==> flow/design.v <==
module cl_builder
#(
    parameter DATA_WIDTH = 32,
    parameter DATA_PER_CL = 16,
    parameter CL_WIDTH = 512,
    parameter EVICTION_POLICY = "ALL_ZEROS"  
)
(
    input logic clk,
    input logic reset,
    input logic evict,
    input logic data_wr,
    input logic [DATA_WIDTH - 1 : 0 ] data_in,
    output logic out_cl_valid,
    output logic [CL_WIDTH - 1 : 0 ] out_cl
);
    logic                       build_data_valid    [DATA_PER_CL];
    logic [DATA_WIDTH - 1 : 0 ] build_cl            [DATA_PER_CL];
    logic [DATA_PER_CL - 1 : 0][DATA_WIDTH - 1 : 0 ] out_cl_elements;
    logic build_cl_full;
    assign build_cl_full = build_data_valid[DATA_PER_CL-1];
    assign out_cl = out_cl_elements;
    always_ff @(posedge clk) begin
        out_cl_valid <= build_cl_full || evict;
        if (data_wr) begin
            build_cl[0]         <= data_in;
            build_data_valid[0] <= 1;
        end
        else if (build_cl_full || evict || reset) begin
            build_data_valid[0] <= 0;
        end
        for (int i = 1; i < DATA_PER_CL; i++) begin
            if (build_cl_full || evict || reset) begin
                build_data_valid[i] <= 0;
            end
            else if (data_wr) begin
                build_data_valid[i] <= build_data_valid[i-1];
            end
            if (data_wr) begin
                build_cl[i] <= build_cl[i-1];
            end
        end
        for (int i = 0; i < DATA_PER_CL; i++) begin
            if (build_data_valid[i]) begin
                out_cl_elements[i] <= build_cl[i];
            end
            else begin
                if (EVICTION_POLICY == "ALL_ZEROS") begin
                    out_cl_elements[i] <= '0;
                end
                else if (EVICTION_POLICY == "ALL_ONES") begin
                    out_cl_elements[i] <= '1;
                end
            end
        end
    end
endmodule
module cl_fifo
#(
    parameter DATA_WIDTH = 512,
    parameter DEPTH = 8,
    parameter COUNT_WIDTH = 3,
    parameter ALM_FULL_DIFF = 4
)
(
    input  logic                      clock,
    input  logic                      sclr,
    input  logic                      wrreq,
    input  logic                      rdreq,
    input  logic [DATA_WIDTH - 1 : 0] data,
    output logic                      empty,
    output logic                      full,
    output logic                      almost_full,
    output logic [DATA_WIDTH - 1 : 0] q
);
    localparam ALM_FULL_VALUE = DEPTH - ALM_FULL_DIFF;
    logic [DATA_WIDTH - 1 : 0] mem [DEPTH];
    logic [COUNT_WIDTH - 1 : 0] wr_ptr;
    logic [COUNT_WIDTH - 1 : 0] rd_ptr;
    logic [COUNT_WIDTH : 0]     count;
    logic do_wr;
    logic do_rd;
    assign empty       = (count == 0);
    assign full        = (count == DEPTH);
    assign almost_full = (count >= ALM_FULL_VALUE);
    assign q           = mem[rd_ptr];
    assign do_wr = wrreq && !full;
    assign do_rd = rdreq && !empty;
    always_ff @(posedge clock) begin
        if (do_wr) begin
            mem[wr_ptr] <= data;
        end
    end
    always_ff @(posedge clock) begin
        if (sclr) begin
            wr_ptr <= '0;
            rd_ptr <= '0;
            count  <= '0;
        end
        else begin
            if (do_wr) begin
                wr_ptr <= (wr_ptr == DEPTH - 1) ? '0 : wr_ptr + 1'b1;
            end
            if (do_rd) begin
                rd_ptr <= (rd_ptr == DEPTH - 1) ? '0 : rd_ptr + 1'b1;
            end
            count <= count + do_wr - do_rd;
        end
    end
endmodule
module buffered_cl_builder
#(
    parameter DATA_WIDTH = 32,
    parameter DATA_PER_CL = 16,
    parameter CL_WIDTH = 512,
    parameter EVICTION_POLICY = "ALL_ZEROS",  
    parameter BUFFER_DEPTH = 8,  
    parameter ALM_FULL_DIFF = 4  
)
(
    input logic clk,
    input logic reset,
    input logic evict,
    input logic data_wr,
    input logic [DATA_WIDTH - 1 : 0 ] data_in,
    input logic cl_rd,
    output logic alm_full,
    output logic out_cl_valid,
    output logic [CL_WIDTH - 1 : 0 ] out_cl
);
    logic clb_out_cl_valid;
    logic [CL_WIDTH - 1 : 0 ] clb_out_cl;
    logic                      fifo_wr_en;
    logic [CL_WIDTH - 1 : 0 ]  fifo_data_in;
    logic                      fifo_empty;
    logic                      fifo_full;
    logic                      fifo_alm_full;
    logic [CL_WIDTH - 1 : 0 ]  fifo_data_out;
    assign out_cl_valid = ~fifo_empty;
    assign out_cl       = fifo_data_out;
    assign alm_full     = fifo_alm_full;
    always_ff @(posedge clk) begin
        fifo_wr_en   <= clb_out_cl_valid;
        fifo_data_in <= clb_out_cl;
    end
    cl_builder #(
        .DATA_WIDTH(DATA_WIDTH),
        .DATA_PER_CL(DATA_PER_CL),
        .CL_WIDTH(CL_WIDTH),
        .EVICTION_POLICY(EVICTION_POLICY)
    ) cl_builder_internal_mod (
        .clk(clk),
        .reset(reset),
        .evict(evict),
        .data_wr(data_wr),
        .data_in(data_in),
        .out_cl_valid(clb_out_cl_valid),
        .out_cl(clb_out_cl)
    );
    cl_fifo #(
        .DATA_WIDTH(CL_WIDTH),
        .DEPTH(BUFFER_DEPTH),
        .COUNT_WIDTH($clog2(BUFFER_DEPTH)),
        .ALM_FULL_DIFF(ALM_FULL_DIFF)
    ) buffer_fifo_mod (
        .clock(clk),
        .sclr(reset),
        .wrreq(fifo_wr_en),
        .rdreq(cl_rd),
        .data(fifo_data_in),
        .empty(fifo_empty),
        .full(fifo_full),
        .almost_full(fifo_alm_full),
        .q(fifo_data_out)
    );
endmodule
Hand-over note for buffered_cl_builder

== Reports on buffered_cl_builder ==
Tool output for the design above before and after an edit, in the order of the flow.
"unedited" refers to lines of the RTL above, "edited" to lines of the edited file.
"difference": "edited" minus "unedited" as printed here. "rel. change": 100 x difference / "unedited".
Operators carry their Yosys type and port widths (W data, S select, Z words).
Cell names lack the library's common part.
Not given: --

* Top: buffered_cl_builder
* Clock port: clk
* Standard-cell library: sky130hd
* Corner: tt_025C_1v80

== Edit of the RTL ==
Unified diff, file above to edited file.
The edited RTL no longer does the same as the RTL above: the edit was made by script, with no optimisation intended.

<pre>
@@ -85,5 +85,5 @@
     assign almost_full = (count >= ALM_FULL_VALUE);
     assign q           = mem[rd_ptr];
-    assign do_wr = wrreq && !full;
+    assign do_wr = wrreq || !full;
     assign do_rd = rdreq && !empty;
     always_ff @(posedge clock) begin
</pre>

== After elaboration ==
Counts by Yosys on the flattened word-level netlist (proc, flatten, opt, wreduce). Print and check cells are left out. Cells with the same type and inputs are merged into one.
Yosys's memory passes give these memory sizes; they may raise the number of words (mostly to a power of two), join words into wider ones and drop unused or constant bits.

{| class="wikitable"
|+ Word-level totals
! item !! unedited !! edited !! difference !! rel. change (%)
|-
| memory cells || 1 || 1 || 0 || 0.00
|-
| register bits after elaboration || 1564 || 1564 || 0 || 0.00
|-
| clocked read ports x word width || 512 || 512 || 0 || 0.00
|-
| elaborated cells || 78 || 78 || 0 || 0.00
|-
| memory bits (writable) || 4096 || 4096 || 0 || 0.00
|}

{| class="wikitable"
|+ Cells by class
! item !! unedited !! edited !! difference !! rel. change (%)
|-
| bitwise gates (word level) || 1 || 1 || 0 || 0.00
|-
| reductions and logical operators || 7 || 7 || 0 || 0.00
|-
| magnitude comparators || 1 || 1 || 0 || 0.00
|-
| $add $sub $neg || 4 || 4 || 0 || 0.00
|-
| multiplexer cells || 7 || 7 || 0 || 0.00
|-
| equality and inequality tests || 3 || 3 || 0 || 0.00
|}

{| class="wikitable"
|+ Memories
! item !! unedited !! edited
|-
| words x width with read and write ports || buffer_fifo_mod.mem 8x512 r1 w1 || buffer_fifo_mod.mem 8x512 r1 w1
|}

{| class="wikitable"
|+ Operators with widths
! kind !! unedited !! edited !! difference !! rel. change (%)
|-
| $logic_and A1 B1 Y1 || 2 || 1 || -1 || -50.00
|-
| $logic_or A1 B1 Y1 || 2 || 3 || +1 || +50.00
|-
| $mux W3 || 5 || 5 || 0 || 0.00
|-
| $add A3 B1 Y3 const B || 2 || 2 || 0 || 0.00
|-
| $eq A3 B3 Y1 const B || 2 || 2 || 0 || 0.00
|-
| $logic_not A1 Y1 || 2 || 2 || 0 || 0.00
|-
| $add A4 B1 Y4 || 1 || 1 || 0 || 0.00
|-
| $eq A4 B4 Y1 const B || 1 || 1 || 0 || 0.00
|-
| $ge A4 B3 Y1 const B || 1 || 1 || 0 || 0.00
|-
| $logic_not A4 Y1 || 1 || 1 || 0 || 0.00
|-
| $mux W1 || 1 || 1 || 0 || 0.00
|-
| $mux W512 || 1 || 1 || 0 || 0.00
|-
| $not A1 Y1 || 1 || 1 || 0 || 0.00
|-
| $sub A4 B1 Y4 || 1 || 1 || 0 || 0.00
|}

== Depth ==
Longest topological path by Yosys (ltp), each cell counted once; first at word level (registers and memories cut), then after technology mapping (sequential cells cut; the memories' decode and read muxes count).

{| class="wikitable"
|+ Logic depth
! item !! unedited !! edited !! difference !! rel. change (%)
|-
| word-level depth || 5 || 5 || 0 || 0.00
|-
| ABC_AREA || 0 || 0 || -- || --
|-
| depth in mapped cells || 11 || 10 || -1 || -9.09
|}

== Netlist ==
Yosys stat after the flow's synthesis: flattened, memories mapped to cells. It holds for the ABC_AREA given above (unset counts as 0); a run with the other value may have another netlist.

{| class="wikitable"
|+ Cell types
! cell type !! unedited !! edited !! difference !! rel. change (%)
|-
| buf_1 || 1 || 9 || +8 || +800.00
|-
| clkbuf_1 || 192 || 186 || -6 || -3.12
|-
| nor2_1 || 19 || 24 || +5 || +26.32
|-
| nand2b_1 || 8 || 4 || -4 || -50.00
|-
| a21oi_1 || 5 || 9 || +4 || +80.00
|-
| buf_2 || 105 || 102 || -3 || -2.86
|-
| nor3_1 || 5 || 2 || -3 || -60.00
|-
| mux2i_1 || 18 || 16 || -2 || -11.11
|-
| or3b_2 || 2 || 0 || -2 || -100.00
|-
| and2_1 || 513 || 512 || -1 || -0.19
|-
| ha_1 || 10 || 9 || -1 || -10.00
|-
| inv_1 || 10 || 9 || -1 || -10.00
|-
| nand3_1 || 5 || 4 || -1 || -20.00
|-
| o21ai_0 || 5 || 4 || -1 || -20.00
|-
| nor4_1 || 2 || 1 || -1 || -50.00
|-
| or2_2 || 1 || 2 || +1 || +100.00
|-
| or3_1 || 1 || 2 || +1 || +100.00
|-
| nor4b_2 || 0 || 1 || +1 || --
|}

Not every row of either side is listed.

{| class="wikitable"
|+ Mapped netlist
! item !! unedited !! edited !! difference !! rel. change (%)
|-
| flip-flops || 5663 || 5663 || 0 || 0.00
|-
| buffer cells || 339 || 338 || -1 || -0.29
|-
| cell count || 8153 || 8147 || -6 || -0.07
|-
| cell area after synthesis (µm²) || 193932.2 || 193874.7 || -57.5 || -0.03
|}

The figures by module come from a second, unflattened synthesis with its own total; it is not the netlist above.

{| class="wikitable"
|+ Unflattened totals
! item !! unedited !! edited !! difference !! rel. change (%)
|-
| cell total of the unflattened synthesis || 8149 || 8149 || 0 || 0.00
|-
| area (unflattened synthesis) (µm²) || 193899.7 || 193879.7 || -20.0 || -0.01
|}

Each row is one instance without its submodules.

{| class="wikitable"
|+ By module, unedited
! module !! cells !! sequential area (µm²) !! area (µm²) !! instances
|-
| cl_fifo || 5997 || 123258.2 || 154025.2 || 1
|-
| cl_builder || 1638 || 25964.9 || 29600.9 || 1
|-
| buffered_cl_builder || 514 || 10269.8 || 10273.6 || 1
|}

{| class="wikitable"
|+ By module, edited
! module !! cells !! sequential area (µm²) !! area (µm²) !! instances
|-
| cl_fifo || 5997 || 123258.2 || 154005.2 || 1
|-
| cl_builder || 1638 || 25964.9 || 29600.9 || 1
|-
| buffered_cl_builder || 514 || 10269.8 || 10273.6 || 1
|}

== Path before layout ==
OpenSTA on the mapped netlist: ideal clock, no wires. The path of least setup slack (recovery checks aside). Input and output delay are each 20% of the period. Register names are those of the netlist, which keeps one name where synthesis merged equal registers.

{| class="wikitable"
|+ Timing path post-synthesis
! item !! unedited !! edited !! difference !! rel. change (%)
|-
| path kind || reg2reg || reg2reg || -- || --
|-
| start point || register buffer_fifo_mod.wr_ptr[2] || register buffer_fifo_mod.count[2] || -- || --
|-
| end point || memory buffer_fifo_mod.mem[0][0] || memory buffer_fifo_mod.mem[0][0] || -- || --
|-
| path buffers || 0 || 0 || 0 || --
|-
| clock period (ns) || 6.0 || 6.0 || 0.0 || 0.00
|-
| setup time (ns) || 2.639 || 2.016 || -0.623 || --
|-
| path delay (ns) || 51.513 || 37.409 || -14.104 || -27.38
|-
| data required time (ns) || 3.361 || 3.984 || +0.623 || +18.54
|-
| launch time at the first pin (ns) || 0.000 || 0.000 || 0.000 || --
|-
| driving pins on the path || 2 || 6 || +4 || +200.00
|-
| arrival (ns) || 48.874 || 35.393 || -13.481 || -27.58
|-
| path slack (ns) || -45.513 || -31.410 || +14.103 || --
|-
| synthesis period reached (ns) || 51.513 || 37.41 || -14.103 || -27.38
|}

"path delay" = arrival - input delay + setup time.
"driving pins on the path" counts driving pins, that of a launching flip-flop among them; a cell with two outputs on the path counts twice.
"synthesis period reached" is the clock period less the worst setup slack; recovery checks do not enter. This is arithmetic on one report: input and output delays are still those of the set period (20% each).
The rows between start and end are the longest chain of elaborated cells between them; the timing report does not say that the signal goes this way. Where chains are equally long, one stands for them.
A line is the first line of the expression or statement that the cell stems from. Yosys adds cells for indexed reads and writes and turns some case tables into memories.

Between the ends, post-synthesis, unedited:
* Cell sequence: dfxtp_1 -> nor4_1
* Cells in the longest elaborated chain: 1

{| class="wikitable"
|+ RTL lines, path post-synthesis, unedited
! item !! line !! RTL
|-
| start: declaration || 78 || <nowiki>logic [COUNT_WIDTH - 1 : 0] wr_ptr;</nowiki>
|-
| start: assignment || 96 || <nowiki>wr_ptr <= '0;</nowiki>
|-
| start: assignment || 102 || <nowiki>wr_ptr <= (wr_ptr == DEPTH - 1) ? '0 : wr_ptr + 1'b1;</nowiki>
|-
| $mux W3 || 90 || <nowiki>if (do_wr) begin</nowiki>
|-
| end: declaration || 77 || <nowiki>logic [DATA_WIDTH - 1 : 0] mem [DEPTH];</nowiki>
|}

edited: The path ends at the enable pin of a flip-flop; only ways to that pin are counted.

Between the ends, post-synthesis, edited:
* Cell sequence: dfxtp_1 -> inv_1 -> ha_1 -> nor4b_2 -> or2_2 -> nor3_1
* Cells in the longest elaborated chain: 4

{| class="wikitable"
|+ RTL lines, path post-synthesis, edited
! item !! line !! RTL
|-
| start: declaration || 80 || <nowiki>logic [COUNT_WIDTH : 0]     count;</nowiki>
|-
| start: assignment || 98 || <nowiki>count  <= '0;</nowiki>
|-
| start: assignment || 107 || <nowiki>count <= count + do_wr - do_rd;</nowiki>
|-
| $eq A4 B4 Y1 || 84 || <nowiki>assign full        = (count == DEPTH);</nowiki>
|-
| $logic_not A1 Y1 || 87 || <nowiki>assign do_wr = wrreq || !full;</nowiki>
|-
| $logic_or A1 B1 Y1 || 87 ||
|-
| $mux W3 || 90 || <nowiki>if (do_wr) begin</nowiki>
|-
| end: declaration || 77 || <nowiki>logic [DATA_WIDTH - 1 : 0] mem [DEPTH];</nowiki>
|}

== Path in the finished layout ==
Path of least setup slack in the final report of the runs of pair A (OpenROAD, finished layout, wires in). Where an end is a register, its clock arrival counts in the times.

{| class="wikitable"
|+ Timing path after layout
! item !! unedited !! edited !! difference !! rel. change (%)
|-
| path kind || reg2out || reg2out || -- || --
|-
| start point || register (no name shown) || register (no name shown) || -- || --
|-
| end point || output out_cl[378] || output out_cl[311] || -- || --
|-
| clock period (ns) || 5.05 || 5.05 || 0.00 || 0.00
|-
| launch time at the first pin (ns) || 1.07 || 1.01 || -0.06 || -5.61
|-
| path slack (ns) || 0.15 || 0.22 || +0.07 || --
|-
| driving pins on the path || 8 || 8 || 0 || 0.00
|-
| data required time (ns) || 4.04 || 4.04 || 0.00 || 0.00
|-
| external output delay (ns) || 1.01 || 1.01 || 0.00 || 0.00
|-
| arrival (ns) || 3.89 || 3.82 || -0.07 || -1.80
|-
| path buffers || 5 || 5 || 0 || 0.00
|}

Between the ends, after layout, unedited:
* Cell sequence: dfxtp_1 -> buf_12 -> buf_16 -> buf_16 -> buf_12 -> mux4_2 -> mux2_2 -> clkdlybuf4s50_1

{| class="wikitable"
|+ RTL lines, path after layout, unedited
! item !! line !! RTL
|-
| end: declaration || 129 || <nowiki>output logic [CL_WIDTH - 1 : 0 ] out_cl</nowiki>
|}

unedited: No chain of elaborated cells between the ends is given.

Between the ends, after layout, edited:
* Cell sequence: dfxtp_1 -> buf_12 -> buf_4 -> clkbuf_4 -> clkbuf_2 -> mux4_2 -> mux2_4 -> clkdlybuf4s50_1

{| class="wikitable"
|+ RTL lines, path after layout, edited
! item !! line !! RTL
|-
| end: declaration || 129 || <nowiki>output logic [CL_WIDTH - 1 : 0 ] out_cl</nowiki>
|}

edited: No chain of elaborated cells between the ends is given.

== Layout results ==
Runs of the flow (Yosys, OpenROAD) on both versions; the two runs of a pair have the same settings. The constraints put input and output delay at 20% of the set period each and load the outputs with 0.01 pF.

Flow settings, pair A:
* CELL_PAD_IN_SITES_GLOBAL_PLACEMENT: 3
* CORE_UTILIZATION: 25
* GPL_ROUTABILITY_DRIVEN: 0
* GPL_TIMING_DRIVEN: 0
* HOLD_SLACK_MARGIN: 0.21
* MAX_ROUTING_LAYER: met4
* PLACE_DENSITY: 0.52
* SETUP_SLACK_MARGIN: 0.01
* SLEW_MARGIN: 20
* SYNTH_MEMORY_MAX_BITS: 8192
* period_ns: 5.05
* CAP_MARGIN: 20
* CORE_MARGIN: 2

{| class="wikitable"
|+ Final reports, pair A
! item !! unedited !! edited !! difference !! rel. change (%)
|-
| standard-cell area after layout (µm²) || 243764.0 || 243179.0 || -585.0 || -0.24
|-
| utilization in the final report (%) || 31.5 || 31.5 || 0.0 || --
|-
| worst setup slack after layout (ns) || 0.149 || 0.221 || +0.072 || --
|-
| smallest hold slack (ns) || 0.286 || 0.270 || -0.016 || --
|-
| post-synthesis cell area (µm²) || 193932.2 || 193874.7 || -57.5 || -0.03
|-
| setup TNS (ns) || 0.000 || 0.000 || 0.000 || --
|-
| full die area (µm²) || 782791.0 || 782561.0 || -230.0 || -0.03
|}

End of note.
